==> flow/design.v <==
module setHexValue (output reg [6:0] display, input [3:0] value);
always @(*)begin 
	case(value)
		0: display  <= 7'b0000001;
		1: display  <= 7'b1001111;
		2: display  <= 7'b0010010;
		3: display  <= 7'b0000110;
		4: display  <= 7'b1001100;
		5: display  <= 7'b0100100;
		6: display  <= 7'b0100000;
		7: display  <= 7'b0001111;
		8: display  <= 7'b0000000;
		9: display  <= 7'b0001100;
		10: display  <= 7'b0001000;
		11: display  <= 7'b1100000;
		12: display  <= 7'b0110001;
		14: display  <= 7'b0110000;
		15: display  <= 7'b0111000;
		default: display <= 7'b1111111;  
		endcase
end
endmodule
module displayHex(output [6:0] Out0, Out1, Out2, Out3, 
					output reg [6:0]Out4, Out5, 
					 Out6, Out7, Out8, Out9, Out10, Out11, Out12, Out13,
					 input [13:0] inputBinary);
reg [3:0] temp0, temp1, temp2, temp3;
wire [6:0] tempOut0, tempOut1, tempOut2, tempOut3;
always @(*)begin
	temp0 <= (inputBinary[0]*1) + (inputBinary[1]*2) +
			(inputBinary[2]*4)+ (inputBinary[3]*8);		
	temp1 <= (inputBinary[4]*1) + (inputBinary[5]*2) +
			(inputBinary[6]*4)+ (inputBinary[7]*8);			
	temp2 <= (inputBinary[8]*1) + (inputBinary[9]*2) +
			(inputBinary[10]*4)+ (inputBinary[11]*8);		
	temp3 <= (inputBinary[12]*1) + (inputBinary[13]*2);	
	Out4 <= 7'b1111111;
	Out5 <= 7'b1111111;
	Out6 <= 7'b1111111;
	Out7 <= 7'b1111111;
	Out8 <= 7'b1111111;
	Out9 <= 7'b1111111;
	Out10 <= 7'b1111111;
	Out11 <= 7'b1111111;
	Out12 <= 7'b1111111;
	Out13 <= 7'b1111111;	
end
setHexValue u1(tempOut0, temp0);
setHexValue u2(tempOut1, temp1);
setHexValue u3(tempOut2, temp2);
setHexValue u4(tempOut3, temp3);
assign Out0 = tempOut0;
assign Out1 = tempOut1;
assign Out2 = tempOut2;
assign Out3 = tempOut3;
endmodule
module displayBinary(output reg [6:0] Out0, Out1, Out2, Out3, Out4, Out5, 
					 Out6, Out7, Out8, Out9, Out10, Out11, Out12, Out13,
					input [13:0] inputBinary);
always @(*)begin
	Out0 <= (inputBinary[0] == 1'b0)?(7'b0000001):(7'b1001111);
	Out1 <= (inputBinary[1] == 1'b0)?(7'b0000001):(7'b1001111);
	Out2 <= (inputBinary[2] == 1'b0)?(7'b0000001):(7'b1001111);
	Out3 <= (inputBinary[3] == 1'b0)?(7'b0000001):(7'b1001111);
	Out4 <= (inputBinary[4] == 1'b0)?(7'b0000001):(7'b1001111);
	Out5 <= (inputBinary[5] == 1'b0)?(7'b0000001):(7'b1001111);
	Out6 <= (inputBinary[6] == 1'b0)?(7'b0000001):(7'b1001111);
	Out7 <= (inputBinary[7] == 1'b0)?(7'b0000001):(7'b1001111);
	Out8 <= (inputBinary[8] == 1'b0)?(7'b0000001):(7'b1001111);
	Out9 <= (inputBinary[9] == 1'b0)?(7'b0000001):(7'b1001111);
	Out10 <= (inputBinary[10] == 1'b0)?(7'b0000001):(7'b1001111);
	Out11 <= (inputBinary[11] == 1'b0)?(7'b0000001):(7'b1001111);
	Out12 <= (inputBinary[12] == 1'b0)?(7'b0000001):(7'b1001111);
	Out13 <= (inputBinary[13] == 1'b0)?(7'b0000001):(7'b1001111);
end 
endmodule
module mux21( 
output reg [6:0] disp0, disp1, disp2, disp3, disp4, disp5, disp6, disp7,  
				disp8, disp9, disp10, disp11, disp12, disp13,
input [13:0] inputBinary, 
input DispSelect);
wire [6:0]Out0, Out1, Out2, Out3, Out4, Out5, Out6, 
	Out7, Out8, Out9, Out10, Out11, Out12, Out13, 
	Out14, Out15, Out16, Out17, Out18, Out19, Out20, 
	Out21, Out22, Out23, Out24, Out25, Out26, Out27;
displayHex hex(Out0, Out1, Out2, Out3, Out4, Out5, Out6, Out7, Out8, 
			Out9, Out10, Out11, Out12, Out13,inputBinary);
displayBinary binary(Out14, Out15, Out16, Out17, Out18, Out19, Out20, 
			Out21, Out22, Out23, Out24, Out25, Out26, Out27, inputBinary);	
always@ (*)begin
	if (DispSelect == 1'b1)begin 
		disp0 <= Out0;
		disp1 <= Out1;
		disp2 <= Out2;
		disp3 <= Out3;
		disp4 <= Out4;
		disp5 <= Out5;
		disp6 <= Out6;
		disp7 <= Out7;
		disp8 <= Out8;
		disp9 <= Out9;
		disp10 <= Out10;
		disp11 <= Out11;
		disp12 <= Out12;
		disp13 <= Out13;
		end
	else begin 
		disp0 <= Out14;
		disp1 <= Out15;
		disp2 <= Out16;
		disp3 <= Out17;
		disp4 <= Out18;
		disp5 <= Out19;
		disp6 <= Out20;
		disp7 <= Out21;
		disp8 <= Out22;
		disp9 <= Out23;
		disp10 <= Out24;
		disp11 <= Out25;
		disp12 <= Out26;
		disp13 <= Out27;
		end
end
endmodule
module MUX81 (
    output reg [13:0] dout,
    input [2:0] sel,
    input [13:0] d1, d2, d3, d4, d5, d6, d7, d8,
    input clk);
    always @ (posedge clk) begin
        casez(sel)
            3'b000: dout <= d1;
            3'b001: dout <= d2;
            3'b010: dout <= d3;
            3'b011: dout <= d4;
            3'b100: dout <= d5;
            3'b101: dout <= d6;
            3'b110: dout <= d7;
            3'b111: dout <= d8;
            default: dout <= 14'bz;
        endcase
    end
endmodule
module register(
    output reg [13:0] q,
    input [13:0] R, ALUout,
    input clk, ldR, ldALU, rst);
    always @ (posedge clk) begin
        if (rst == 1'b1) q <= 14'b0;
        else if (ldR == 1'b1) q <= R;
        else if (ldALU == 1'b1) q <= ALUout;
    end
endmodule
module registerArray(
    output [13:0] rout1, rout2, ramOut,
    input [13:0] rin, ALUin,
    input [7:0] ldR, ldALU,
    input [2:0] selrd1, selrd2, selram,
    input clk, rst);
    wire [13:0] rd0, rd1, rd2, rd3, rd4, rd5, rd6, rd7;
    register R0 (rd0, rin, ALUin, clk, ldR[0], ldALU[0], rst);  
    register R1 (rd1, rin, ALUin, clk, ldR[1], ldALU[1], rst);  
    register R2 (rd2, rin, ALUin, clk, ldR[2], ldALU[2], rst);  
    register R3 (rd3, rin, ALUin, clk, ldR[3], ldALU[3], rst);  
    register R4 (rd4, rin, ALUin, clk, ldR[4], ldALU[4], rst);  
    register R5 (rd5, rin, ALUin, clk, ldR[5], ldALU[5], rst);  
    register R6 (rd6, rin, ALUin, clk, ldR[6], ldALU[6], rst);  
    register R7 (rd7, rin, ALUin, clk, ldR[7], ldALU[7], rst);  
    MUX81 M1 (rout1, selrd1, rd0, rd1, rd2, rd3, rd4, rd5, rd6, rd7, clk);
    MUX81 M2 (rout2, selrd2, rd0, rd1, rd2, rd3, rd4, rd5, rd6, rd7, clk);
    MUX81 M3 (ramOut, selram, rd0, rd1, rd2, rd3, rd4, rd5, rd6, rd7, clk);
endmodule
module ALU (ALU_OUTPUT, ALU_FLAGS, A, B, ALU_OpCode, en, rstFlags, clk);
	output reg [13:0] ALU_OUTPUT;
	output reg [2:0] ALU_FLAGS;
	input [13:0] A, B;
	input [4:0] ALU_OpCode;
	input en, rstFlags, clk;
	reg [27:0] tempMult;
	reg [14:0] tempOver;
	always @(posedge clk or posedge rstFlags) begin
		if (rstFlags == 1'b1) begin  
			ALU_OUTPUT <= 14'd0;
			ALU_FLAGS <= 2'd0;
			tempMult <= 15'd0;
			tempOver <= 15'd0;
		end
		else if (en) case (ALU_OpCode)
			5'b00000: ALU_OUTPUT <= 14'b0;  
			5'b00001: ALU_OUTPUT <= 14'b0;  
			5'b00010: ALU_OUTPUT <= 14'b0;  
			5'b00011: begin  
					tempOver = A + B;
					if (tempOver[14] == 1'b1) ALU_FLAGS <= 3'd3;  
					ALU_OUTPUT <= tempOver[13:0];
			end
			5'b00100: begin  
					if (A < B) begin
						ALU_FLAGS <= 3'd4;  
						ALU_OUTPUT <= 14'b0;
					end
					else ALU_OUTPUT <= A - B; 
			end
			5'b00101: begin  
					tempMult = A * B;
					if (tempMult > 14'd255) ALU_FLAGS <= 3'd3;  
					ALU_OUTPUT <= tempMult[13:0];
			end
			5'b00110: begin  
					if (B == 1'd0) begin
						ALU_FLAGS <= 3'd5;  
						ALU_OUTPUT <= A;
					end
					else ALU_OUTPUT <= A / B; 
			end
			5'b00111: ALU_FLAGS <= (A < B) ? 3'd1:3'd2;  
			5'b01000: ALU_FLAGS <= (A > B) ? 3'd1:3'd2;  
			5'b01001: ALU_FLAGS <= (A <= B) ? 3'd1:3'd2;  
			5'b01010: ALU_FLAGS <= (A >= B) ? 3'd1:3'd2;  
			5'b01011: ALU_FLAGS <= (A == B) ? 3'd1:3'd2;  
			5'b01100: ALU_FLAGS <= (A != B) ? 3'd1:3'd2;  
			5'b01101: ALU_OUTPUT <= A & B;  
			5'b01110: ALU_OUTPUT <= A | B;  
			5'b01111: ALU_OUTPUT <= ~A;  
			5'b10000: ALU_OUTPUT <= A ^ B;  
			5'b10001: begin  
					tempOver = (~A) + 1; 
					if (tempOver[14] == 1'b1) ALU_FLAGS <= 3'd3;  
					ALU_OUTPUT <= tempOver[13:0];
			end
			5'b10010: ALU_OUTPUT <= A << B;  
			5'b10011: ALU_OUTPUT <= A >> B;  
			5'b10100: ALU_OUTPUT <= A << 1;  
			5'b10101: ALU_OUTPUT <= A >> 1;  
			5'b10110: ALU_OUTPUT <= A <<< 1;  
			5'b10111: ALU_OUTPUT <= A >>> 1;  
			5'b11000: ALU_OUTPUT <= {A[12:0], A[13]};  
			5'b11001: ALU_OUTPUT <= {A[0], A[13:1]};  
			5'b11010: ALU_OUTPUT <= 14'b0;  
			5'b11011: ALU_OUTPUT <= 14'b0;  
			5'b11100: begin 
					if((A % 2'd2)== 0) ALU_FLAGS <= 3'd6;
					else ALU_FLAGS <= 3'd7;
			end	
			5'b11101: ALU_OUTPUT <= A;  
			5'b11110: ALU_OUTPUT <= 14'b0;  
			5'b11111: ALU_OUTPUT <= 14'b0;  
			default: ALU_FLAGS <= 3'd0;
		endcase
	end
endmodule
module controlUnit (
    output reg readRAM, writeRAM, ldA, ldB,
    output reg [5:0] address,
    output reg [4:0] opcode,
    output reg [7:0] ldALU, ldR,
    output reg [2:0] result, rega, regb, selram,
    output reg displaySelect,
    output aluEn, halted,
    input [13:0] RAMdata,
    input clk, rst);
    reg [3:0] state;
    reg [5:0] pc;
    reg [13:0] currentInstruction;
    assign aluEn = (state == 4'b0011) || (state == 4'b0110);
    assign halted = (state == 4'b1111);
    always @ (posedge clk, posedge rst) begin
        if (rst == 1'b1) begin
            state <= 4'b0000;
            readRAM <= 1'b0;
            writeRAM <= 1'b0;
            ldA <= 1'b0;
            ldB <= 1'b0;
            displaySelect <= 1'b0;
            selram <= 3'b000;
            opcode <= 5'b00000;
            address <= 6'b000000;
            result <= 3'b000;
            rega <= 3'b000;
            regb <= 3'b000;
            ldALU <= 8'b00000000;
            ldR <= 8'b00000000;
            pc <= 6'b000000;
            currentInstruction <= 14'b0;
        end
        else begin
            case(state)
                4'b0000: begin  
                    readRAM <= 1'b1;
                    state <= 4'b0001;
                    address <= pc;
                end
                4'b0001: begin  
                    readRAM <= 1'b0;
                    opcode <= RAMdata[13:9];
                    result <= RAMdata[8:6];
                    rega <= RAMdata[5:3];
                    regb <= RAMdata[2:0];
                    currentInstruction <= RAMdata[13:0];
                    state <= 4'b0010;
                end
                4'b0010: begin  
                    case (opcode)
                        5'b00000:     state <= 4'b0110;
                        5'b00001:       state <= 4'b0110;
                        5'b00010:      state <= 4'b0110;
                        5'b00011:       state <= 4'b0011;
                        5'b00100:       state <= 4'b0011;
                        5'b00101:       state <= 4'b0011;
                        5'b00110:       state <= 4'b0011;
                        5'b00111:     state <= 4'b0110;
                        5'b01000:     state <= 4'b0110;
                        5'b01001:     state <= 4'b0110;
                        5'b01010:     state <= 4'b0110;
                        5'b01011:     state <= 4'b0110;
                        5'b01100:     state <= 4'b0110;
                        5'b01101:      state <= 4'b0011;
                        5'b01110:       state <= 4'b0011;
                        5'b01111:      state <= 4'b0011;
                        5'b10000:      state <= 4'b0011;
                        5'b10001:   state <= 4'b0011;
                        5'b10010:      state <= 4'b0011;
                        5'b10011:      state <= 4'b0011;
                        5'b10100:       state <= 4'b0011;
                        5'b10101:       state <= 4'b0011;
                        5'b10110:       state <= 4'b0011;
                        5'b10111:       state <= 4'b0011;
                        5'b11000:       state <= 4'b0011;
                        5'b11001:       state <= 4'b0011;
                        5'b11010:     state <= 4'b1100;
                        5'b11011:     state <= 4'b1101;
                        5'b11100:       state <= 4'b0110;
                        5'b11101:       state <= 4'b0011;
                        5'b11110:       state <= 4'b0100;
                        5'b11111:       state <= 4'b0101;
                        default:    state <= 4'b0000;
                    endcase
                end
                4'b0011: begin  
                    case(result)
                        3'b000: ldALU <= 8'b00000001;
                        3'b001: ldALU <= 8'b00000010;
                        3'b010: ldALU <= 8'b00000100;
                        3'b011: ldALU <= 8'b00001000;
                        3'b100: ldALU <= 8'b00010000;
                        3'b101: ldALU <= 8'b00100000;
                        3'b110: ldALU <= 8'b01000000;
                        3'b111: ldALU <= 8'b10000000;
                        default: ldALU <= 8'b00000000;
                    endcase
                    state <= 4'b0111;
                end
                4'b0100: begin  
                    readRAM <= 1'b1;
                    address <= RAMdata[5:0];
                    case(result)
                        3'b000: ldR <= 8'b00000001;
                        3'b001: ldR <= 8'b00000010;
                        3'b010: ldR <= 8'b00000100;
                        3'b011: ldR <= 8'b00001000;
                        3'b100: ldR <= 8'b00010000;
                        3'b101: ldR <= 8'b00100000;
                        3'b110: ldR <= 8'b01000000;
                        3'b111: ldR <= 8'b10000000;
                        default: ldR <= 8'b00000000;
                    endcase
                    state <= 4'b0111;
                end
                4'b0101: begin  
                    address <= RAMdata[5:0];
                    selram <= result;
                    state <= 4'b0111;
                end
                4'b0110: begin  
                    if (opcode == 5'b00001) state <= 4'b1111;
                    else state <= 4'b0111;
                end
                4'b0111: begin  
                    if (opcode == 5'b11111) writeRAM <= 1'b1;
                    if (opcode == 5'b11010) displaySelect <= 1'b0;
                    if (opcode == 5'b11011) displaySelect <= 1'b1;
                    state <= 4'b1000;
                end 
                4'b1000: begin  
                    state <= 4'b1011;
                end
                4'b1001: begin
                end
                4'b1010: begin
                end
                4'b1011: begin  
                    ldALU <= 8'b00000000;
                    readRAM <= 1'b0;
                    ldR <= 8'b00000000;
                    writeRAM <= 1'b0;
                    ldA <= 1'b0;
                    pc <= pc + 1;
                    state <= 4'b0000;
                end
                4'b1100: begin  
                    ldA <= 1'b1;
                    state <= 4'b0111;
                end
                4'b1101: begin  
                    ldA <= 1'b1;
                    state <= 4'b0111;
                end
                4'b1111: begin  
                    state <= 4'b1111;
                end
                default: state <= 4'b0000;
            endcase
        end
    end
endmodule
module CPU (
    output [6:0] disp0, disp1, disp2, disp3, disp4, disp5, disp6, disp7, disp8, disp9, disp10, disp11, disp12, disp13,
    output [2:0] flags,
    output halted,
    output [5:0] mem_addr,
    output mem_wr,
    output [13:0] mem_wdata,
    input [13:0] mem_rdata,
    input clk, rst);
    wire [13:0] data_o, A, B, ALUout, ramOut, inputBinary;
    wire [7:0] ldR, ldALU;
    wire [5:0] address;
    wire [4:0] opcode;
    wire [2:0] result, rega, regb, selram;
    wire readRAM, writeRAM, displaySelect, ldA, ldB, aluEn;
    assign data_o = mem_rdata;
    assign mem_addr = address;
    assign mem_wr = writeRAM;
    assign mem_wdata = ramOut;
    registerArray RA1 (A, B, ramOut, data_o, ALUout, ldR, ldALU, rega, regb, selram, clk, rst);
    ALU A1 (ALUout, flags, A, B, opcode, aluEn, rst, clk);
    controlUnit CU1 (readRAM, writeRAM, ldA, ldB, address, opcode, ldALU, ldR, result, rega, regb, selram, displaySelect, aluEn, halted, data_o, clk, rst);
    register disreg (inputBinary, A, B, clk, ldA, ldB, rst);
    mux21 display (disp0, disp1, disp2, disp3, disp4, disp5, disp6, disp7, disp8, disp9, disp10, disp11, disp12, disp13, inputBinary, displaySelect); 
endmodule
* Tool chain data of CPU
Tool output for the design above before and after an edit, in the order of the flow. Lines under "unedited" count in the file above, lines under "edited" in the edited file. "difference" is "edited" less "unedited", of the values as shown; "relative change" is that difference over "unedited", in percent. Cell names lack the library's common part. Not given: -
Set-up: top CPU, clock port clk, standard-cell library sky130hd, library corner tt_025C_1v80

* Diff
Unified diff, file above to edited file. The edited RTL no longer does the same as the RTL above: the edit was made by script, with no optimisation intended.
begin of diff
@@ -223,5 +223,5 @@
 			5'b01110: ALU_OUTPUT <= A | B;  
 			5'b01111: ALU_OUTPUT <= ~A;  
-			5'b10000: ALU_OUTPUT <= A ^ B;  
+			5'b10000: ALU_OUTPUT <= A | B;  
 			5'b10001: begin  
 					tempOver = (~A) + 1; 
end of diff

* Word level
Yosys after proc, flatten, opt, wreduce and memory -nomap, before mapping. Memory bits, and registers merged into a memory's read port (data or address), are not among the register bits. Print and check cells are not counted. Yosys's memory passes give these memory sizes; they may raise the number of words (mostly to a power of two), join words into wider ones and drop unused or constant bits.
Bit counts:
- flip-flop bits (word level) | unedited 237, edited 237, difference 0, relative change 0.00%
- bits in latches | unedited 0, edited 0, difference 0
- memory bits (writable) | unedited 0, edited 0, difference 0
- ROM bits | unedited 704, edited 704, difference 0, relative change 0.00%
- clocked read ports x word width | unedited 0, edited 0, difference 0
- memory cells | unedited 7, edited 7, difference 0, relative change 0.00%
- input port bits | unedited 16, edited 16, difference 0, relative change 0.00%
- output and inout bits | unedited 123, edited 123, difference 0, relative change 0.00%
- word-level cells | unedited 245, edited 245, difference 0, relative change 0.00%
Memory list:
- words x width with read and write ports | unedited 32 x 4 bit 1R0W; 16 x 7 bit 1R0W; 16 x 7 bit 1R0W; 16 x 7 bit 1R0W; 16 x 7 bit 1R0W; 8 x 8 bit 1R0W; [+1], edited 32 x 4 bit 1R0W; 16 x 7 bit 1R0W; 16 x 7 bit 1R0W; 16 x 7 bit 1R0W; 16 x 7 bit 1R0W; 8 x 8 bit 1R0W; [+1]
The mark [+n] counts cells that are not listed.
Operators by class:
- add/sub/neg operators | unedited 14, edited 14, difference 0, relative change 0.00%
- $mul | unedited 1, edited 1, difference 0, relative change 0.00%
- divide/modulo/power cells | unedited 1, edited 1, difference 0, relative change 0.00%
- order comparisons | unedited 5, edited 5, difference 0, relative change 0.00%
- eq/ne operators | unedited 74, edited 74, difference 0, relative change 0.00%
- shifts and indexed selects | unedited 2, edited 2, difference 0, relative change 0.00%
- multiplexer cells | unedited 74, edited 74, difference 0, relative change 0.00%
- bitwise logic cells | unedited 5, edited 4, difference -1, relative change -20.00%
- reduce/logical cells | unedited 35, edited 36, difference +1, relative change +2.86%
Operator list:
- 2-bit OR reduction | unedited 5, edited 6, difference +1, relative change +20.00%
- 14-bit parallel mux with 17-bit select | unedited 1, edited 0, difference -1, relative change -100.00%
- 17-bit nonzero test | unedited 1, edited 0, difference -1, relative change -100.00%
- 14-bit XOR | unedited 1, edited 0, difference -1, relative change -100.00%
- 14-bit parallel mux with 16-bit select | unedited 0, edited 1, difference +1
- 16-bit nonzero test | unedited 0, edited 1, difference +1
Unchanged operator kinds not shown: 59.

* Longest topological paths
Yosys ltp: most cells in a row. Word level: on the elaborated netlist, between registers, memories and ports. Mapped: between sequential cells and ports; inverters and the memories' decode and read muxes count.
Logic depth:
- word-level depth | unedited 4, edited 4, difference 0, relative change 0.00%
- ABC_AREA | unedited 0, edited 0
- mapped depth | unedited 119, edited 111, difference -8, relative change -6.72%

* Netlist
Source: synth_stat.txt of the flow (Yosys; design flattened, memories mapped). It holds for the ABC_AREA given above (unset counts as 0); a run with the other value may have another netlist.
Synthesis totals:
- cells in the netlist | unedited 3753, edited 3886, difference +133, relative change +3.54%
- cell area after synthesis (sq um) | unedited 29413.2, edited 29807.3, difference +394.1, relative change +1.34%
- sequential part of the area (sq um) | unedited 5089.9, edited 5089.9, difference 0.0, relative change 0.00%
- mapped flip-flops | unedited 237, edited 237, difference 0, relative change 0.00%
- buffers | unedited 334, edited 342, difference +8, relative change +2.40%
Cells by type:
- nor2_1 | unedited 550, edited 613, difference +63, relative change +11.45%
- a21oi_1 | unedited 270, edited 331, difference +61, relative change +22.59%
- mux2_2 | unedited 66, edited 37, difference -29, relative change -43.94%
- mux4_2 | unedited 54, edited 30, difference -24, relative change -44.44%
- mux2i_1 | unedited 166, edited 187, difference +21, relative change +12.65%
- a21o_1 | unedited 32, edited 52, difference +20, relative change +62.50%
- nor3_1 | unedited 91, edited 72, difference -19, relative change -20.88%
- nand2_1 | unedited 328, edited 310, difference -18, relative change -5.49%
- a211oi_1 | unedited 23, edited 41, difference +18, relative change +78.26%
- a221oi_1 | unedited 21, edited 39, difference +18, relative change +85.71%
- o21ai_0 | unedited 191, edited 175, difference -16, relative change -8.38%
- and3_1 | unedited 26, edited 12, difference -14, relative change -53.85%
- o31ai_1 | unedited 26, edited 13, difference -13, relative change -50.00%
- o211ai_1 | unedited 17, edited 29, difference +12, relative change +70.59%
- inv_1 | unedited 246, edited 257, difference +11, relative change +4.47%
- nor3b_1 | unedited 5, edited 15, difference +10, relative change +200.00%
- o21a_1 | unedited 55, edited 46, difference -9, relative change -16.36%
- or3_1 | unedited 21, edited 30, difference +9, relative change +42.86%
Unchanged cell types not shown: 15. The list need not be complete. The figures by module come from a second, unflattened synthesis with its own total; it is not the netlist above.
Second synthesis, totals:
- cells (unflattened synthesis) | unedited 3815, edited 3917, difference +102, relative change +2.67%
- area total of the unflattened synthesis (sq um) | unedited 32234.7, edited 32711.4, difference +476.7, relative change +1.48%
Rows give one instance, submodules left out.
By module, unedited:
- ALU | instances 1, cells 2209, area 16449.5 sq um
- register | instances 9, cells 62, area 659.4 sq um
- MUX81 | instances 3, cells 136, area 1271.2 sq um
- controlUnit | instances 1, cells 219, area 2531.2 sq um
- mux21 | instances 1, cells 109, area 1258.7 sq um
- setHexValue | instances 4, cells 35, area 242.7 sq um
- displayBinary | instances 1, cells 100, area 743.2 sq um
- displayHex | instances 1, cells 72, area 533.0 sq um
- CPU | instances 1, cells 0, area 0.0 sq um
- registerArray | instances 1, cells 0, area 0.0 sq um
By module, edited:
- ALU | instances 1, cells 2311, area 16926.2 sq um
- register | instances 9, cells 62, area 659.4 sq um
- MUX81 | instances 3, cells 136, area 1271.2 sq um
- controlUnit | instances 1, cells 219, area 2531.2 sq um
- mux21 | instances 1, cells 109, area 1258.7 sq um
- setHexValue | instances 4, cells 35, area 242.7 sq um
- displayBinary | instances 1, cells 100, area 743.2 sq um
- displayHex | instances 1, cells 72, area 533.0 sq um
- CPU | instances 1, cells 0, area 0.0 sq um
- registerArray | instances 1, cells 0, area 0.0 sq um

* Path before layout
Source: OpenSTA report_checks on the synthesized netlist (no wires, ideal clock, input and output delay 20% of the period each), path of least setup slack; recovery checks are left aside. Register names are those of the netlist, which keeps one name where synthesis merged equal registers.
Timing after synthesis:
- kind | unedited reg-to-reg, edited reg-to-reg
- from | unedited register RA1.M2.dout[0], edited register RA1.M2.dout[0]
- to | unedited register A1.ALU_OUTPUT[0], edited register A1.ALU_OUTPUT[0]
- clock period (ns) | unedited 24.0, edited 24.0, difference 0.0, relative change 0.00%
- arrival time (ns) | unedited 23.752, edited 22.596, difference -1.156, relative change -4.87%
- data required time (ns) | unedited 23.858, edited 23.864, difference +0.006, relative change +0.03%
- setup slack (ns) | unedited 0.107, edited 1.268, difference +1.161
- delay of the path (ns) | unedited 23.894, edited 22.732, difference -1.162, relative change -4.86%
- stages on the path | unedited 112, edited 104, difference -8, relative change -7.14%
- period reached after synthesis (ns) | unedited 23.893, edited 22.732, difference -1.161, relative change -4.86%
"delay of the path" is the arrival time less input delay plus setup time. "stages on the path" counts driving pins, that of a launching flip-flop among them; a cell with two outputs on the path counts twice. "period reached after synthesis" is the clock period less the worst setup slack; recovery checks do not enter. This is arithmetic on one report: input and output delays are still those of the set period (20% each). Between the ends stands the longest chain of elaborated cells between them, by number of cells; it is not shown to be the way that was timed. Of several equally long chains one is given. A line is the first line of the expression or statement that the cell stems from. Yosys adds cells for indexed reads and writes and turns some case tables into memories. A register here has more assigning lines than the two given.
Between the ends, after synthesis, unedited: cells stage by stage dfxtp_1 > clkbuf_1 > clkinv_1 > clkbuf_1 > ha_1 > o21bai_1 > nor3_1 > nor2_1 > a21oi_1 > ha_1 > o21a_1 > nor2_1 > or4_1 > nand2_1 > ha_1 > o21a_1 > o21ai_0 > a2111oi_4 > (+76 left out) > o21a_1 > o2111ai_1 > a31oi_1 > and4_1 > o31a_1 > o21ai_0 > a21oi_1 > clkbuf_1 > mux2_2 > ha_1 > nor2b_1 > o31a_1 > o21a_1 > o21ai_0 > a21oi_1 > o21a_1 > o2111ai_1 > a32oi_1, length of the longest elaborated chain 3
Ends and longest elaborated chain, after synthesis, unedited:
- start, declared | RTL line 126 | output reg [13:0] dout,
- start, assigned | RTL line 132 | 3'b000: dout <= d1;
- start, assigned | RTL line 133 | 3'b001: dout <= d2;
- 14-bit by 14-bit divider with 14-bit output | RTL line 214 | else ALU_OUTPUT <= A / B;
- 14-bit two-way mux | RTL line 210 | if (B == 1'd0) begin
- 14-bit parallel mux with 17-bit select | RTL line 188 | else if (en) case (ALU_OpCode)
- end, assigned | RTL line 195 | ALU_OUTPUT <= tempOver[13:0];
- end, assigned | RTL line 202 | else ALU_OUTPUT <= A - B;
- end, declared | RTL line 174 | output reg [13:0] ALU_OUTPUT;
Between the ends, after synthesis, edited: cells stage by stage dfxtp_1 > clkbuf_1 > clkbuf_1 > inv_1 > clkbuf_1 > clkbuf_1 > ha_1 > a21oi_1 > a21oi_1 > ha_1 > o21ai_0 > nor2b_1 > or4b_1 > o21a_1 > ha_1 > o21a_1 > o21ai_0 > a21o_1 > (+68 left out) > mux2_2 > a31o_2 > ha_1 > nand4_1 > nor3b_1 > a2111oi_0 > a211oi_1 > clkbuf_1 > mux2_2 > ha_1 > o211ai_1 > a21oi_1 > o21ai_0 > a21oi_1 > o21ai_0 > a21oi_1 > a2111oi_0 > o22ai_1, length of the longest elaborated chain 3
Ends and longest elaborated chain, after synthesis, edited:
- start, declared | RTL line 126 | output reg [13:0] dout,
- start, assigned | RTL line 132 | 3'b000: dout <= d1;
- start, assigned | RTL line 133 | 3'b001: dout <= d2;
- 14-bit by 14-bit divider with 14-bit output | RTL line 214 | else ALU_OUTPUT <= A / B;
- 14-bit two-way mux | RTL line 210 | if (B == 1'd0) begin
- 14-bit parallel mux with 16-bit select | RTL line 188 | else if (en) case (ALU_OpCode)
- end, assigned | RTL line 195 | ALU_OUTPUT <= tempOver[13:0];
- end, assigned | RTL line 202 | else ALU_OUTPUT <= A - B;
- end, declared | RTL line 174 | output reg [13:0] ALU_OUTPUT;

* Worst path after layout
From the final timing report of the runs of pair A: the path of least setup slack in the routed layout; clock arrival at registers is part of the times.
Timing post-layout:
- kind | unedited reg-to-reg, edited reg-to-reg
- from | unedited register RA1.M2.dout[0], edited register RA1.M2.dout[5]
- to | unedited register A1.ALU_OUTPUT[0], edited register A1.ALU_OUTPUT[0]
- clock period (ns) | unedited 24.0, edited 24.0, difference 0.0, relative change 0.00%
- arrival time (ns) | unedited 23.21, edited 23.13, difference -0.08, relative change -0.34%
- data required time (ns) | unedited 24.44, edited 24.41, difference -0.03, relative change -0.12%
- setup slack (ns) | unedited 1.23, edited 1.28, difference +0.05
- stages on the path | unedited 110, edited 99, difference -11, relative change -10.00%
Between the ends stands the longest chain of elaborated cells between them, by number of cells; it is not shown to be the way that was timed. Of several equally long chains one is given. A register here has more assigning lines than the two given.
Between the ends, post-layout, unedited: cells stage by stage dfxtp_2 > clkinv_1 > ha_1 > o21bai_1 > nor3_2 > nor2_1 > a21oi_1 > ha_1 > o21a_1 > nor2_1 > or4_1 > nand2_1 > ha_1 > o21a_1 > o21ai_1 > a2111oi_4 > a21oi_1 > or2_2 > (+74 left out) > a31oi_2 > and4_1 > o31a_1 > o21ai_2 > a21oi_4 > buf_4 > mux2_2 > ha_1 > a21o_1 > a21oi_1 > nor2b_1 > o31a_1 > o21a_1 > o21ai_0 > a21oi_1 > o21a_1 > o2111ai_1 > a32oi_1, length of the longest elaborated chain 3
Ends and longest elaborated chain, post-layout, unedited:
- start, declared | RTL line 126 | output reg [13:0] dout,
- start, assigned | RTL line 132 | 3'b000: dout <= d1;
- start, assigned | RTL line 133 | 3'b001: dout <= d2;
- 14-bit by 14-bit divider with 14-bit output | RTL line 214 | else ALU_OUTPUT <= A / B;
- 14-bit two-way mux | RTL line 210 | if (B == 1'd0) begin
- 14-bit parallel mux with 17-bit select | RTL line 188 | else if (en) case (ALU_OpCode)
- end, assigned | RTL line 195 | ALU_OUTPUT <= tempOver[13:0];
- end, assigned | RTL line 202 | else ALU_OUTPUT <= A - B;
- end, declared | RTL line 174 | output reg [13:0] ALU_OUTPUT;
Between the ends, post-layout, edited: cells stage by stage dfxtp_1 > nor4_1 > nand4_1 > buf_4 > nor3_2 > a21oi_1 > ha_1 > o21ai_0 > nor2b_1 > or4b_1 > o21a_1 > ha_1 > o21a_1 > o21ai_0 > a21o_2 > o211a_1 > or2_2 > ha_1 > (+63 left out) > a31o_2 > ha_1 > nand4_1 > nor3b_1 > a221oi_1 > a211oi_4 > buf_4 > buf_4 > mux2_2 > ha_1 > nand2_1 > a21oi_1 > o21ai_0 > a21oi_1 > o21ai_0 > a21oi_1 > a2111oi_1 > o22ai_1, length of the longest elaborated chain 3
Ends and longest elaborated chain, post-layout, edited:
- start, declared | RTL line 126 | output reg [13:0] dout,
- start, assigned | RTL line 132 | 3'b000: dout <= d1;
- start, assigned | RTL line 133 | 3'b001: dout <= d2;
- 14-bit by 14-bit divider with 14-bit output | RTL line 214 | else ALU_OUTPUT <= A / B;
- 14-bit two-way mux | RTL line 210 | if (B == 1'd0) begin
- 14-bit parallel mux with 16-bit select | RTL line 188 | else if (en) case (ALU_OpCode)
- end, assigned | RTL line 195 | ALU_OUTPUT <= tempOver[13:0];
- end, assigned | RTL line 202 | else ALU_OUTPUT <= A - B;
- end, declared | RTL line 174 | output reg [13:0] ALU_OUTPUT;

* Layout results
Both versions went through the flow (Yosys, OpenROAD) with the same settings in each pair. Constraints: input delay and output delay 20% of the set period each, output load 0.01 pF.
Flow settings, pair A: CORE_UTILIZATION 40, PLACE_DENSITY 0.6, period_ns 24.0, CAP_MARGIN 20, CORE_MARGIN 2, SLEW_MARGIN 20
Measured results, pair A:
- chip area in the Yosys report (sq um) | unedited 29413.2, edited 29807.3, difference +394.1, relative change +1.34%
- full die area (sq um) | unedited 75718.5, edited 76717.9, difference +999.4, relative change +1.32%
- standard-cell area after layout (sq um) | unedited 32457.4, edited 32581.2, difference +123.8, relative change +0.38%
- utilization in the final report | unedited 0.446, edited 0.44, difference -0.006
- worst slack on setup checks (ns) | unedited 1.233, edited 1.279, difference +0.046
- total negative setup slack (ns) | unedited 0.000, edited 0.000, difference 0.000
- worst hold slack in the final report (ns) | unedited 0.473, edited 0.470, difference -0.003
- clock period achieved (ns) | unedited 22.767, edited 22.721, difference -0.046, relative change -0.20%
Flow settings, pair B: ABC_AREA 0, CELL_PAD_IN_SITES_GLOBAL_PLACEMENT 2, CORE_MARGIN 3, CORE_UTILIZATION 21, CTS_CLUSTER_SIZE 17, MAX_ROUTING_LAYER met5, PLACE_DENSITY_LB_ADDON 0.14, TNS_END_PERCENT 45, period_ns 29.3, CAP_MARGIN 20, SLEW_MARGIN 20
Measured results, pair B:
- chip area in the Yosys report (sq um) | unedited 29413.2, edited 29807.3, difference +394.1, relative change +1.34%
- full die area (sq um) | unedited 144590.0, edited 146498.0, difference +1908.0, relative change +1.32%
- standard-cell area after layout (sq um) | unedited 33235.6, edited 33729.8, difference +494.2, relative change +1.49%
- utilization in the final report | unedited 0.24, edited 0.241, difference +0.001
- worst slack on setup checks (ns) | unedited 2.364, edited 2.382, difference +0.018
- total negative setup slack (ns) | unedited 0.000, edited 0.000, difference 0.000
- worst hold slack in the final report (ns) | unedited 0.469, edited 0.470, difference +0.001
- clock period achieved (ns) | unedited 26.936, edited 26.918, difference -0.018, relative change -0.07%
"clock period achieved" = clock period - worst setup slack. The figure is calculated, with input and output delays left at 20% of the set period.
